==> flow/design.v <==
`timescale 1ns/1ps
`default_nettype none
module adder_1(a, b, c_in, sum, c_out);
input wire a, b, c_in;
output logic sum, c_out;
logic sum0;
logic sum1;
logic carry0;
logic carry1;
always_comb begin
  sum0 = a ^ b;
  sum = sum0 ^ c_in;
  carry0 = a & b;
  carry1 = sum0 & c_in;
  c_out = carry1 | carry0; 
end
endmodule
`timescale 1ns/1ps
`default_nettype none
module eight_input_adder(neighbors, sum);
input  wire [7:0] neighbors;
output logic [3:0] sum;
logic s1, c1, s2, c2, s3, c3, c4, s4, c5, c6;
adder_1 FA1 (.a(neighbors[0]), .b(neighbors[1]), .c_in(neighbors[2]), .sum(s1), .c_out(c1));
adder_1 FA2 (.a(neighbors[3]), .b(neighbors[4]), .c_in(neighbors[5]), .sum(s2), .c_out(c2));
adder_1 FA3 (.a(s1), .b(s2), .c_in(neighbors[6]), .sum(s3), .c_out(c3));
adder_1 HA1 (.a(s3), .b(neighbors[7]), .c_in(1'b0), .sum(sum[0]), .c_out(c4));
adder_1 FA4 (.a(c1), .b(c2), .c_in(c3), .sum(s4), .c_out(c5));
adder_1 HA2 (.a(s4), .b(c4), .c_in(1'b0), .sum(sum[1]), .c_out(c6));
adder_1 HA3 (.a(c5), .b(c6), .c_in(1'b0), .sum(sum[2]), .c_out(sum[3]));
endmodule
module equality_comparator(a, b, out);
input wire [3:0] a;
input wire [3:0] b;
output logic out;
logic [3:0] xor_out;
always_comb begin
    xor_out = a ^ b;
    out = ~xor_out[0] & ~xor_out[1] & ~xor_out[2] & ~xor_out[3];
end
endmodule
`default_nettype none
`timescale 1ns/1ps
module conway_cell(clk, rst, ena, state_0, state_d, state_q, neighbors);
input wire clk;
input wire rst;
input wire ena;
input wire state_0;
output logic state_d;
output logic state_q;
input wire [7:0] neighbors;
logic [3:0] sum;
eight_input_adder eight_input_adder_inst (.neighbors(neighbors), .sum(sum));
logic three_neighbors;
logic two_neighbors;
logic two_or_three_neighbors;
equality_comparator two_neighbors_comparator (.a(sum), .b(4'b0010), .out(two_neighbors));
equality_comparator three_neighbors_comparator (.a(sum), .b(4'b0011), .out(three_neighbors));
always_comb begin
	two_or_three_neighbors = three_neighbors | two_neighbors;
	state_d = (~ state_q & three_neighbors) | (state_q & two_or_three_neighbors);
end
always_ff @(posedge clk) begin : delay
	state_q <= rst ? state_0 : (ena ? state_d : state_q);
end 
endmodule
`default_nettype none  
module main(clk, rst, ena, state_0, cells);
parameter N = 16;  
parameter M = N + 2;  
input wire clk;
input wire rst;
input wire ena;
input wire [N*N-1:0] state_0;
output logic [N*N-1:0] cells;
wire [M*M-1:0] bordered_cells_q;  
wire [M*M-1:0] bordered_cells_d;
logic [M*M-1:0] bordered_cells_0;  
function int cell_index(int i, int j);
  cell_index = M*j + i;
endfunction
generate
  genvar i;
  genvar j;
  for (i = 0; i < M; i = i + 1) begin : cells_x
    for (j = 0; j < M; j = j + 1) begin : cells_y
      if ( (i > 0) && (i < (M-1)) && (j > 0) && (j < (M-1)) ) begin
        assign bordered_cells_0[cell_index(i, j)] = state_0[N*(j-1) + (i-1)];
        conway_cell CELL(
          .clk(clk), .rst(rst), .ena(ena),
          .neighbors({
            bordered_cells_q[cell_index(i-1, j-1)],
            bordered_cells_q[cell_index(i-1, j  )],
            bordered_cells_q[cell_index(i-1, j+1)],
            bordered_cells_q[cell_index(i  , j+1)],
            bordered_cells_q[cell_index(i+1, j+1)],
            bordered_cells_q[cell_index(i+1, j  )],
            bordered_cells_q[cell_index(i+1, j-1)],
            bordered_cells_q[cell_index(i  , j-1)]
          }),
          .state_0(bordered_cells_0[cell_index(i, j)]),
          .state_d(bordered_cells_d[cell_index(i, j)]),
          .state_q(bordered_cells_q[cell_index(i, j)])
        );
      end else begin  
        assign bordered_cells_0[cell_index(i,j)] = 1'b0;
        assign bordered_cells_q[cell_index(i,j)] = bordered_cells_0[cell_index(i,j)];
        assign bordered_cells_d[cell_index(i,j)] = 0;
      end
    end
  end
  for (i = 0; i < N; i = i + 1) begin : unborder
    always_comb begin
        cells[N*(i+1)-1:N*i] = bordered_cells_q[M*(i+2)-2:M*(i+1)+1];
    end
  end
endgenerate
endmodule
`default_nettype wire  
# Tool chain data of main
# Each step is given for the RTL above and for the edited RTL.
# "orig" refers to lines of the RTL above, "edited" to lines of the edited file.
# "delta": "edited" minus "orig" as printed here. "change_rel_pct": 100 x difference / "orig".
# Operators: Yosys type, input widths -> output width; for muxes data width and select width s.
# Library cell names are shortened.
# A cell with - has no value.
# design
top	main
clock_port	clk
cell_library	sky130hd
pvt_corner	tt_025C_1v80

# Diff
# Unified diff, file above to edited file.
# The edit is scripted: it alters the design's behaviour and was not made to optimise anything.
# begin of diff
@@ -49,5 +49,5 @@
 output logic state_d;
 output logic state_q;
-input wire [7:0] neighbors;
+input wire [5:0] neighbors;
 logic [3:0] sum;
 eight_input_adder eight_input_adder_inst (.neighbors(neighbors), .sum(sum));
# end of diff

# After elaboration
# Yosys after proc, flatten, opt, wreduce and memory -nomap, before mapping. Memory bits, and registers merged into a memory's read port (data or address), are not among the register bits. Print and check cells are not counted.
# bits
item	orig	edited	delta	change_rel_pct
regBits	256	256	0	0.00
in_bits	259	259	0	0.00
# classes
item	orig	edited	delta	change_rel_pct
n_mux	512	512	0	0.00
n_logic	9706	6901	-2805	-28.90
reduce_and_logical	1	1	0	0.00
# ops
cell	orig	edited	delta	change_rel_pct
$and 1x1->1	4274	2864	-1410	-32.99
$xor 1x1->1	2292	1363	-929	-40.53
$not 1->1	1503	1262	-241	-16.03
$or 1x1->1	1381	1156	-225	-16.29
$not 2->2	256	255	-1	-0.39
$not 1->2	0	1	1	-
# Unchanged operator kinds not shown: 2.

# Depth
# Yosys ltp: most cells in a row. Word level: on the elaborated netlist, between registers, memories and ports. Mapped: between sequential cells and ports; inverters and the memories' decode and read muxes count.
# depth
item	orig	edited	delta	change_rel_pct
word_depth	17	14	-3	-17.65
abc_area	0	0	-	-
ltp_mapped	9	8	-1	-11.11

# Netlist
# The flow's flattened synthesis, as Yosys stat reports it; memories are mapped. The netlist is that of the ABC_AREA named above (0 if unset); the other value can give another one.
# mapped
item	orig	edited	delta	change_rel_pct
cells	4978	3088	-1890	-37.97
area_mm2	0.0499216	0.0347921	-0.0151295	-30.31
seq_area_mm2	0.0076874	0.0076874	0.0000000	0.00
flip_flops	256	256	0	0.00
buffers	312	313	1	0.32
# types
cell_type	orig	edited	delta	change_rel_pct
inv_1	1738	779	-959	-55.18
ha_1	779	298	-481	-61.75
fa_1	900	660	-240	-26.67
o21ai_1	221	0	-221	-100.00
or4b_1	220	0	-220	-100.00
nor3_1	0	144	144	-
a22o_1	3	144	141	4700.00
nand2_1	248	111	-137	-55.24
o41ai_2	0	80	80	-
o21ai_0	1	42	41	4100.00
o41ai_1	23	0	-23	-100.00
o31ai_1	0	10	10	-
nor2_1	251	244	-7	-2.79
buf_4	259	264	5	1.93
buf_6	17	12	-5	-29.41
a32o_1	5	0	-5	-100.00
nand2b_1	5	0	-5	-100.00
o21ai_2	4	0	-4	-100.00
# Unchanged cell types not shown: 2.
# The list need not be complete.
# By module: a second synthesis without flattening, with its own total; a netlist apart from the flattened one above.
# unflattened
item	orig	edited	delta	change_rel_pct
cells_unflattened	6145	6145	0	0.00
area_unflattened_mm2	0.0771978	0.0771978	0.0000000	0.00
# Rows give one instance, submodules left out.
# modules_orig
module	n_inst	cells	area_mm2	mod_seq_area_mm2
adder_1	1792	1	0.00002	0
equality_comparator	512	5	0.0000475	0
conway_cell	256	6	0.0000626	0.00003
eight_input_adder	256	1	0.0000038	0
main	1	1	0.0000038	0
# modules_edited
module	n_inst	cells	area_mm2	mod_seq_area_mm2
adder_1	1792	1	0.00002	0
equality_comparator	512	5	0.0000475	0
conway_cell	256	6	0.0000626	0.00003
eight_input_adder	256	1	0.0000038	0
main	1	1	0.0000038	0

# Path before layout
# OpenSTA on the mapped netlist: ideal clock, no wires. The path of least setup slack (recovery checks aside). Input and output delay are each 20% of the period. Register names are those of the netlist, which keeps one name where synthesis merged equal registers.
# synth_path
item	orig	edited	delta	change_rel_pct
kind	input port to flip-flop	input port to flip-flop	-	-
startpoint	input port rst	input port rst	-	-
endpoint	register cells_x[10].cells_y[10].genblk1.CELL.state_q	register cells_x[10].cells_y[10].genblk1.CELL.state_q	-	-
clock_period_ns	5.0	5.0	0.0	0.00
setup_ns	0.511	0.511	0.000	-
arrival_ns	4.551	4.473	-0.078	-1.71
setup_slack_ns	-0.062	0.016	0.078	-
delay_ns	4.062	3.984	-0.078	-1.92
path_stages	4	4	0	0.00
period_less_setup_slack_ns	5.062	4.984	-0.078	-1.54
# "delay_ns" is the arrival time less input delay plus setup time.
# "path_stages" counts driving pins, that of a launching flip-flop among them; a cell with two outputs on the path counts twice.
# "period_less_setup_slack_ns" is the clock period less the worst setup slack; recovery checks do not enter. This is arithmetic on one report: input and output delays are still those of the set period (20% each).
# Between the ends stands the longest chain of elaborated cells between them, by number of cells; it is not shown to be the way that was timed. Of several equally long chains one is given.
# A line is the first line of the expression or statement that the cell stems from. Yosys adds cells for indexed reads and writes and turns some case tables into memories.
# orig: The path ends at the enable pin of a flip-flop; only ways to that pin are counted.
# synth_via_orig
cell_sequence	buf_6 -> buf_4 -> buf_2 -> or2_2
elab_chain_len	1
# synth_rtl_orig
item	line_no	source
start, declared	72	input wire rst;
$reduce_bool 2->1	-
end, assigned	64	state_q <= rst ? state_0 : (ena ? state_d : state_q);
end, declared	50	output logic state_q;
# edited: The path ends at the enable pin of a flip-flop; only ways to that pin are counted.
# synth_via_edited
cell_sequence	buf_6 -> buf_6 -> buf_6 -> or2_2
elab_chain_len	1
# synth_rtl_edited
item	line_no	source
start, declared	72	input wire rst;
$reduce_bool 2->1	-
end, assigned	64	state_q <= rst ? state_0 : (ena ? state_d : state_q);
end, declared	50	output logic state_q;

# Timing after layout
# From the final timing report of the runs of pair 1: the path of least setup slack in the routed layout; clock arrival at registers is part of the times.
# layout_path
item	orig	edited	delta	change_rel_pct
kind	flip-flop to flip-flop	flip-flop to flip-flop	-	-
startpoint	register cells_x[6].cells_y[11].genblk1.CELL.state_q	register cells_x[9].cells_y[9].genblk1.CELL.state_q	-	-
endpoint	register cells_x[5].cells_y[12].genblk1.CELL.state_q	register cells_x[8].cells_y[9].genblk1.CELL.state_q	-	-
clock_period_ns	3.66	3.66	0.00	0.00
setup_ns	0.14	0.18	0.04	-
arrival_ns	3.96	3.10	-0.86	-21.72
setup_slack_ns	0.16	0.95	0.79	-
path_stages	11	8	-3	-27.27
# Between the ends stands the longest chain of elaborated cells between them, by number of cells; it is not shown to be the way that was timed. Of several equally long chains one is given.
# layout_via_orig
cell_sequence	edfxtp_1 -> buf_4 -> fa_1 -> inv_1 -> fa_1 -> fa_1 -> inv_1 -> ha_1 -> ha_1 -> or4b_1 -> o21ai_1
elab_chain_len	17
# layout_rtl_orig
item	line_no	source
start, declared	50	output logic state_q;
start, assigned	64	state_q <= rst ? state_0 : (ena ? state_d : state_q);
$xor 1x1->1	11	sum0 = a ^ b;
$xor 1x1->1	12	sum = sum0 ^ c_in;
$xor 1x1->1	11
$and 1x1->1	14	carry1 = sum0 & c_in;
$or 1x1->1	15	c_out = carry1 | carry0;
$xor 1x1->1	12
$xor 1x1->1	11
$not 2->2	-
$not 1->1	39	out = ~xor_out[0] & ~xor_out[1] & ~xor_out[2] & ~xor_out[3];
$and 1x1->1 (3 in a row)	39
$or 1x1->1	60	two_or_three_neighbors = three_neighbors | two_neighbors;
$and 1x1->1	61	state_d = (~ state_q & three_neighbors) | (state_q & two_or_three_neighbors);
$or 1x1->1	61
$mux 1 (2 in a row)	64
end, assigned	64
end, declared	50
# layout_via_edited
cell_sequence	edfxtp_1 -> inv_1 -> fa_1 -> inv_1 -> ha_1 -> fa_1 -> inv_1 -> o41ai_2
elab_chain_len	13
# layout_rtl_edited
item	line_no	source
start, declared	50	output logic state_q;
start, assigned	64	state_q <= rst ? state_0 : (ena ? state_d : state_q);
$and 1x1->1	14	carry1 = sum0 & c_in;
$or 1x1->1	15	c_out = carry1 | carry0;
$xor 1x1->1	11	sum0 = a ^ b;
$xor 1x1->1	12	sum = sum0 ^ c_in;
$not 2->2	-
$not 1->1	39	out = ~xor_out[0] & ~xor_out[1] & ~xor_out[2] & ~xor_out[3];
$and 1x1->1 (2 in a row)	39
$or 1x1->1	60	two_or_three_neighbors = three_neighbors | two_neighbors;
$and 1x1->1	61	state_d = (~ state_q & three_neighbors) | (state_q & two_or_three_neighbors);
$or 1x1->1	61
$mux 1 (2 in a row)	64
end, assigned	64
end, declared	50

# Flow runs
# Both versions went through the flow (Yosys, OpenROAD) with the same settings in each pair. Constraints: input delay and output delay 20% of the set period each, output load 0.01 pF.
# flow_settings_pair_1
CORE_UTILIZATION	45
PLACE_DENSITY	0.6
period_ns	3.66
CAP_MARGIN	20
CORE_MARGIN	2
SLEW_MARGIN	20
# results_pair_1
item	orig	edited	delta	change_rel_pct
synthesis_area_mm2	0.0499216	0.0347921	-0.0151295	-30.31
dieArea_mm2	0.113616	0.079555	-0.034061	-29.98
stdcell_area_mm2	0.0588952	0.0402674	-0.0186278	-31.63
fin_util_pct	53.4	52.8	-0.6	-
setup_worst_slack_ns	0.160	0.948	0.788	-
final_setup_tns_ns	0.000	0.000	0.000	-
ws_hold_ns	0.680	0.578	-0.102	-
period_reached_ns	3.500	2.712	-0.788	-22.51
# flow_settings_pair_2
CAP_MARGIN	0
CELL_PAD_IN_SITES_GLOBAL_PLACEMENT	0
CORE_ASPECT_RATIO	0.65
CORE_UTILIZATION	26
MAX_ROUTING_LAYER	met4
MIN_ROUTING_LAYER	met2
PLACE_DENSITY_LB_ADDON	0.03
SETUP_SLACK_MARGIN	0.29
SLEW_MARGIN	0
period_ns	2.75
CORE_MARGIN	2
# results_pair_2
item	orig	edited	delta	change_rel_pct
synthesis_area_mm2	0.0499216	0.0347921	-0.0151295	-30.31
dieArea_mm2	0.195608	0.136827	-0.058781	-30.05
stdcell_area_mm2	0.0701122	0.0440623	-0.0260499	-37.15
fin_util_pct	36.8	33.1	-3.7	-
setup_worst_slack_ns	-0.569	0.300	0.869	-
final_setup_tns_ns	-99.074	0.000	99.074	-
ws_hold_ns	0.452	0.443	-0.009	-
period_reached_ns	3.319	2.450	-0.869	-26.18
# "period_reached_ns" = clock period - worst setup slack. The figure is calculated, with input and output delays left at 20% of the set period.
